==> flow/design.v <==
`default_nettype none
module organ_tone (
    input  logic        clk,
    input  logic        rst,
    input  logic [3:0]  SW,
    output logic        tone,
    output logic [15:0] lcd_freq
);
logic newclock;  
logic reset;  
logic [31:0]d;  
logic [31:0]desiredfreq;  
logic [23:0] LcdDisplay;  
logic [31:0] ScopeInfoB;  
getdesiredfreq getfreq (.clk(clk), .SW(SW[3:1]),.desiredfreq(desiredfreq),
.LcdDisplay(LcdDisplay),.LcdinfoDisplay(lcd_freq),.ScopeInfoB(ScopeInfoB));
counter counter1(.clk(clk), .reset(reset | rst), .Q(d));
clockdiv clockdiv1(.d(d),.desiredfreq(desiredfreq),.clk(clk),.rst(rst),.reset(reset),.newclock(newclock));
mux2 mux (.a(newclock), .b(1'b0),.sel(SW[0]),.out(tone));
endmodule
module counter(input logic clk, input logic reset, output logic [31:0] Q);
always_ff @ (posedge (clk))
begin 
	if (reset)
		begin
		Q<=32'b1;
		end
	else
		Q<=Q+32'b1;
end
endmodule
module clockdiv (input logic [31:0] d,input logic [31:0] desiredfreq,input logic clk, input logic rst, output logic reset, output logic newclock);
always_ff @ (posedge (clk))
begin
	if (rst)
		begin
		newclock<=1'b0;
		reset<=1'b0;
		end
	else if (d==((32'd25000000/(desiredfreq))-32'd1))
		begin
		newclock<=1'b1;
		end
	else if (d>=((32'd50000000/(desiredfreq))-32'b1))
		begin
		newclock<=1'b0;
		reset<=1'b1;
		end
	else
		begin
		newclock<= newclock;
		reset<=1'b0;
		end
end
endmodule
module getdesiredfreq (
input logic clk, 
input logic [2:0] SW,
output logic [31:0] desiredfreq, 
output logic [23:0] LcdDisplay,
output logic [15:0] LcdinfoDisplay,
output logic [31:0] ScopeInfoB);
parameter character_0 =8'h30;
parameter character_1 =8'h31;
parameter character_2 =8'h32;
parameter character_3 =8'h33;
parameter character_4 =8'h34;
parameter character_5 =8'h35;
parameter character_6 =8'h36;
parameter character_7 =8'h37;
parameter character_8 =8'h38;
parameter character_9 =8'h39;
parameter character_A =8'h41;
parameter character_B =8'h42;
parameter character_C =8'h43;
parameter character_D =8'h44;
parameter character_E =8'h45;
parameter character_F =8'h46;
parameter character_G =8'h47;
parameter character_H =8'h48;
parameter character_I =8'h49;
parameter character_J =8'h4A;
parameter character_K =8'h4B;
parameter character_L =8'h4C;
parameter character_M =8'h4D;
parameter character_N =8'h4E;
parameter character_O =8'h4F;
parameter character_P =8'h50;
parameter character_Q =8'h51;
parameter character_R =8'h52;
parameter character_S =8'h53;
parameter character_T =8'h54;
parameter character_U =8'h55;
parameter character_V =8'h56;
parameter character_W =8'h57;
parameter character_X =8'h58;
parameter character_Y =8'h59;
parameter character_Z =8'h5A;
parameter character_lowercase_a= 8'h61;
parameter character_lowercase_b= 8'h62;
parameter character_lowercase_c= 8'h63;
parameter character_lowercase_d= 8'h64;
parameter character_lowercase_e= 8'h65;
parameter character_lowercase_f= 8'h66;
parameter character_lowercase_g= 8'h67;
parameter character_lowercase_h= 8'h68;
parameter character_lowercase_i= 8'h69;
parameter character_lowercase_j= 8'h6A;
parameter character_lowercase_k= 8'h6B;
parameter character_lowercase_l= 8'h6C;
parameter character_lowercase_m= 8'h6D;
parameter character_lowercase_n= 8'h6E;
parameter character_lowercase_o= 8'h6F;
parameter character_lowercase_p= 8'h70;
parameter character_lowercase_q= 8'h71;
parameter character_lowercase_r= 8'h72;
parameter character_lowercase_s= 8'h73;
parameter character_lowercase_t= 8'h74;
parameter character_lowercase_u= 8'h75;
parameter character_lowercase_v= 8'h76;
parameter character_lowercase_w= 8'h77;
parameter character_lowercase_x= 8'h78;
parameter character_lowercase_y= 8'h79;
parameter character_lowercase_z= 8'h7A;
parameter character_colon = 8'h3A;           
parameter character_stop = 8'h2E;            
parameter character_semi_colon = 8'h3B;    
parameter character_minus = 8'h2D;          
parameter character_divide = 8'h2F;          
parameter character_plus = 8'h2B;           
parameter character_comma = 8'h2C;           
parameter character_less_than = 8'h3C;     
parameter character_greater_than = 8'h3E;  
parameter character_equals = 8'h3D;          
parameter character_question = 8'h3F;       
parameter character_dollar = 8'h24;          
parameter character_space=8'h20;            
parameter character_exclaim=8'h21;           
always_comb
	case(SW[2:0])
	3'b000: 
		begin
		desiredfreq=32'd523; 
		LcdDisplay={character_D,character_O,character_space}; 
		LcdinfoDisplay=16'h0523;
		ScopeInfoB={character_S,character_0,character_0,character_0};
		end
	3'b001: 
		begin 
		desiredfreq=32'd587; 
		LcdDisplay={character_R,character_E,character_space}; 
		LcdinfoDisplay=16'h0587;
		ScopeInfoB={character_S,character_0,character_0,character_1};
		end
	3'b010: 
		begin 
		desiredfreq=32'd659; 
		LcdDisplay={character_M, character_E,character_space}; 
		LcdinfoDisplay=16'h0659;
		ScopeInfoB={character_S,character_0,character_1,character_0};
		end
	3'b011: 
		begin 
		desiredfreq=32'd698; 
		LcdDisplay={character_F, character_A,character_space}; 
		LcdinfoDisplay=16'h0698;
		ScopeInfoB={character_S,character_0,character_1,character_1};
		end
	3'b100: 
		begin 
		desiredfreq=32'd783; 
		LcdDisplay={character_S, character_O,character_space}; 
		LcdinfoDisplay=16'h0783;
		ScopeInfoB={character_S,character_1,character_0,character_0};
		end
	3'b101: 
		begin 
		desiredfreq=32'd880; 
		LcdDisplay={character_L, character_A,character_space}; 
		LcdinfoDisplay=16'h0880;
		ScopeInfoB={character_S,character_1,character_0,character_1};
		end
	3'b110: 
		begin 
		desiredfreq=32'd987; 
		LcdDisplay={character_T, character_I,character_space};
		LcdinfoDisplay=16'h0987;
		ScopeInfoB={character_S,character_1,character_1,character_0};
		end
	3'b111: 
		begin 
		desiredfreq=32'd1046; 
		LcdDisplay={character_D, character_O, character_2};
		LcdinfoDisplay=16'h1046;
		ScopeInfoB={character_S,character_1,character_1,character_1};
		end
	default:
		begin 
		desiredfreq=32'd1000; 
		LcdDisplay={character_N, character_O,character_space};		
		LcdinfoDisplay=16'h1000;
		ScopeInfoB={character_S,character_lowercase_z,character_lowercase_z,character_lowercase_z};
		end 
	endcase
endmodule
module mux2 (input logic a, input logic b, input logic sel, output logic out);
assign out=sel?a:b;
endmodule
# From RTL to reports: organ_tone

What the tools print for organ_tone, step after step.
Line numbers count from 1 in the design file above.
Operators: Yosys type, input widths -> output width; for muxes data width and select width s.
Library cell names are shortened.
Not given: -

Top: organ_tone
Clock input: clk
Library: sky130hd
Library corner: tt_025C_1v80

# Word-level counts

Yosys after proc, flatten, opt, wreduce and memory -nomap, before mapping. Memory bits, and registers merged into a memory's read port (data or address), are not among the register bits. Print and check cells are not counted. Equal cells are merged and count once.
Memory sizes are those after Yosys's memory passes, which may raise the word count (mostly to a power of two), join words into wider ones and drop unused or constant bits.

Register bits: 34
Bits in read-only memories: 296
Memory cells: 1
Input bits: 6
Elaborated cells: 17

$add $sub $neg: 3
Divide/modulo/power cells: 2
$lt $le $gt $ge: 1
Equal/unequal tests: 1
Multiplexer cells: 4
Bitwise operators: 1
Reductions and logical operators: 1

Memory list:

| memory          | depth | width | read ports | write ports | line | text |
| (no name shown) | 8     | 37    | 1          | 0           | 140  | `case(SW[2:0])` |

Operators with widths:

| kind                   | count |
| $div 26x32->32 const A | 1 |
| $div 25x32->32 const A | 1 |
| $sub 32x1->32 const B  | 2 |
| $add 32x1->32 const B  | 1 |
| $ge 32x32->1           | 1 |
| $eq 32x32->1           | 1 |
| $mux 1                 | 4 |
| $reduce_bool 2->1      | 1 |
| $or 1x1->1             | 1 |

# Logic depth

Longest topological path by Yosys (ltp), each cell counted once; first at word level (registers and memories cut), then after technology mapping (sequential cells cut; the memories' decode and read muxes count).

Depth after elaboration: 5
ABC_AREA: 0
Mapped depth: 389
Depth with buffers taken out: 353

# Synthesis result

Source: synth_stat.txt of the flow (Yosys; design flattened, memories mapped). It holds for the ABC_AREA given above (unset counts as 0); a run with the other value may have another netlist.
Totals and module areas in this step are rounded.

Cell count: 7299
Cell area after synthesis: 51000 µm²
Sequential part of the area: 680 µm²
Flip-flop cells: 34
Buffers: 293

Cell types:

| cell type | count |
| ha_1      | 467 |
| xnor2_1   | 372 |
| a21oi_1   | 568 |
| nor2_1    | 719 |
| nand2_1   | 634 |
| o21ai_0   | 425 |
| xor2_1    | 180 |
| o21a_1    | 171 |
| mux2_2    | 112 |
| a21o_1    | 163 |
| nor3_1    | 242 |
| nand3_1   | 225 |
| mux2i_1   | 103 |
| a211oi_1  | 118 |
| nand4_1   | 125 |
| o211ai_1  | 93 |
| nand2b_1  | 109 |
| dfxtp_1   | 34 |

Other cell types: 183; their cells: 2439.
By module: a second synthesis without flattening, with its own total; a netlist apart from the flattened one above.

Cells (unflattened synthesis): 9815
Area total of the unflattened synthesis: 66000 µm²

Each row is one instance without its submodules.

Modules:

| module         | instances | cells | area (µm²) | sequential area (µm²) |
| clockdiv       | 1         | 9517  | 64000      | 40 |
| counter        | 1         | 168   | 1500       | 640 |
| getdesiredfreq | 1         | 127   | 900        | 0.0 |
| mux2           | 1         | 1     | 15         | 0.0 |
| organ_tone     | 1         | 2     | 10         | 0.0 |

# Path before layout

OpenSTA on the mapped netlist: ideal clock, no wires. The path of least setup slack (recovery checks aside). Input and output delay are each 20% of the period. Register names are those of the netlist, which keeps one name where synthesis merged equal registers.

Path kind: input -> register
From: in SW[3]
To: reg clockdiv1.newclock
Period: 100.0 ns
Input delay: 20.000 ns
Setup time: 0.117 ns
Arrival time: 88.132 ns
Required time: 99.883 ns
Setup slack: 11.751 ns
Path delay: 68.249 ns
Stages: 345
Path buffers: 47
Period reached after synthesis: 88.249 ns

"path delay" = arrival - input delay + setup time.
"stages" counts driving pins, that of a launching flip-flop among them; a cell with two outputs on the path counts twice.
"period reached after synthesis" = period - worst setup slack (recovery checks aside). The figure is calculated, with input and output delays left at 20% of the set period.
The rows between start and end are the longest chain of elaborated cells between them; the timing report does not say that the signal goes this way. Where chains are equally long, one stands for them.
A line is the first line of the expression or statement that the cell stems from. Yosys adds cells for indexed reads and writes and turns some case tables into memories.
A memory read counts as a cell of the chain, while the word-level depth stops at memories.
At most two assigning lines are given for a register; there are more.

Cell sequence: buf_6 > buf_12 > buf_12 > clkbuf_4 > buf_2 > buf_1 > buf_1 > nand2b_1 > ha_1 > inv_1 > o21ba_2 > nor3_1 > ha_1 > o21a_1 > o2bb2ai_1 > nor3_1 > or2_2 > ha_1 > (+309 left out) > a21o_1 > a21oi_1 > o2111ai_1 > nor2_1 > o31ai_1 > a2111oi_1 > nand4_1 > inv_1 > ha_1 > nand2_1 > or3_1 > clkbuf_1 > o21ai_0 > a21oi_1 > o311ai_0 > a21oi_1 > a22oi_1 > nor2_1
Cells in the longest elaborated chain: 6
Elaborated cells between the ends (all ways): 10

Ends and longest elaborated chain, post-synthesis:

| what            | line | text |
| start, declared | 5    | `input  logic [3:0]  SW,` |
| $mem_v2 8x37    | 140  | `case(SW[2:0])` |
| $div 26x32->32  | 44   | `else if (d>=((32'd50000000/(desiredfreq))-32'b1))` |
| $sub 32x1->32   | 44   |  |
| $ge 32x32->1    | 44   |  |
| $mux 1          | 44   |  |
| $mux 1          | 40   | `else if (d==((32'd25000000/(desiredfreq))-32'd1))` |
| end, assigned   | 42   | `newclock<=1'b1;` |
| end, assigned   | 51   | `newclock<= newclock;` |
| end, declared   | 32   | `module clockdiv (input logic [31:0] d,input logic [31:0] desiredfreq,input logic clk, input logic rst, output ...` |

# Timing after layout

Path of least setup slack in the final report of flow run 1 (OpenROAD, finished layout, wires in). Where an end is a register, its clock arrival counts in the times.

Path kind: input -> register
From: in SW[1]
To: reg clockdiv1.reset
Period: 97.1 ns
Input delay: 19.42 ns
Setup time: 0.09 ns
Arrival time: 92.76 ns
Required time: 97.29 ns
Setup slack: 4.52 ns
Stages: 312
Path buffers: 11

The rows between start and end are the longest chain of elaborated cells between them; the timing report does not say that the signal goes this way. Where chains are equally long, one stands for them.
A memory read counts as a cell of the chain, while the word-level depth stops at memories.
At most two assigning lines are given for a register; there are more.

Cell sequence: buf_2 > buf_4 > buf_4 > mux2_8 > xnor2_1 > nor3_1 > ha_1 > o21a_1 > o2bb2ai_1 > nor3_1 > or2_2 > ha_1 > o21ai_0 > o31ai_4 > and2_1 > o21ai_1 > ha_1 > or3_1 > (+276 left out) > o211ai_1 > a21o_1 > a21oi_1 > o2111ai_1 > nor2_1 > o31ai_1 > a2111oi_2 > nand4_1 > inv_1 > ha_1 > xnor2_1 > nor4_2 > nand4_1 > nor4_1 > o311ai_0 > a21oi_1 > a31oi_1 > a311oi_1
Cells in the longest elaborated chain: 5
Elaborated cells between the ends (all ways): 8

Ends and longest elaborated chain, after layout:

| what            | line | text |
| start, declared | 5    | `input  logic [3:0]  SW,` |
| $mem_v2 8x37    | 140  | `case(SW[2:0])` |
| $div 26x32->32  | 44   | `else if (d>=((32'd50000000/(desiredfreq))-32'b1))` |
| $sub 32x1->32   | 44   |  |
| $ge 32x32->1    | 44   |  |
| $mux 1          | 44   |  |
| end, assigned   | 38   | `reset<=1'b0;` |
| end, assigned   | 47   | `reset<=1'b1;` |
| end, declared   | 32   | `module clockdiv (input logic [31:0] d,input logic [31:0] desiredfreq,input logic clk, input logic rst, output ...` |

Below are 3 stored runs of the flow (Yosys, OpenROAD; platform sky130hd) on organ_tone, each with its settings and what was measured, unordered. Constraints: input delay and output delay 20% of the set period each, output load 0.01 pF.
By "achieved period" is meant the clock period of the run minus its worst setup slack. This is arithmetic on one report: input and output delays are still those of the set period (20% each).
"worst path time": the worst setup path's part of the clock period (all of it between registers, 20% less for each end at a port) less its slack. A launch clock that arrives late makes it longer, a capture clock that arrives late makes it shorter.
The results are shown rounded.
Settings: -- = not set for that run.

| item                                                    | flow run 1        | flow run 2        | flow run 3        |
| CORE_UTILIZATION                                        | 42                | 26                | 29                |
| period_ns                                               | 97.1              | 100.0             | 57.0              |
| CAP_MARGIN                                              | 20                | 20                | 40                |
| CORE_MARGIN                                             | 2                 | 3                 | 2                 |
| SLEW_MARGIN                                             | 20                | 30                | 20                |
| CELL_PAD_IN_SITES_DETAIL_PLACEMENT                      | --                | 2                 | --                |
| CTS_CLUSTER_SIZE                                        | --                | 54                | --                |
| GPL_TIMING_DRIVEN                                       | --                | 1                 | --                |
| HOLD_SLACK_MARGIN                                       | --                | 0.28              | --                |
| PLACE_DENSITY_LB_ADDON                                  | --                | 0.01              | 0.23              |
| SETUP_SLACK_MARGIN                                      | --                | 5.0               | --                |
| TNS_END_PERCENT                                         | --                | 55                | 75                |
| ABC_AREA                                                | --                | --                | 1                 |
| CORE_ASPECT_RATIO                                       | --                | --                | 0.87              |
| CTS_CLUSTER_DIAMETER                                    | --                | --                | 56                |
| area of the standard cells in the finished layout (µm²) | 53000             | 56000             | 86000             |
| post-route worst hold slack (ns)                        | 0.47              | 0.48              | 0.45              |
| setup slack of the critical path (ns)                   | 4.5               | 10                | -1.4              |
| Yosys chip area after synthesis (µm²)                   | 51000             | 51000             | 54000             |
| setup total negative slack (ns)                         | 0.000             | 0.000             | -2.8              |
| worst path time (ns)                                    | 73.16             | 69.96             | 47.03             |
| kind of the worst setup path                            | input -> register | input -> register | input -> register |
| final design utilization (%)                            | 44                | 29                | 46                |
| achieved period (ns)                                    | 92.576            | 89.955            | 58.432            |
| area inside the die boundary (µm²)                      | 120000            | 200000            | 190000            |
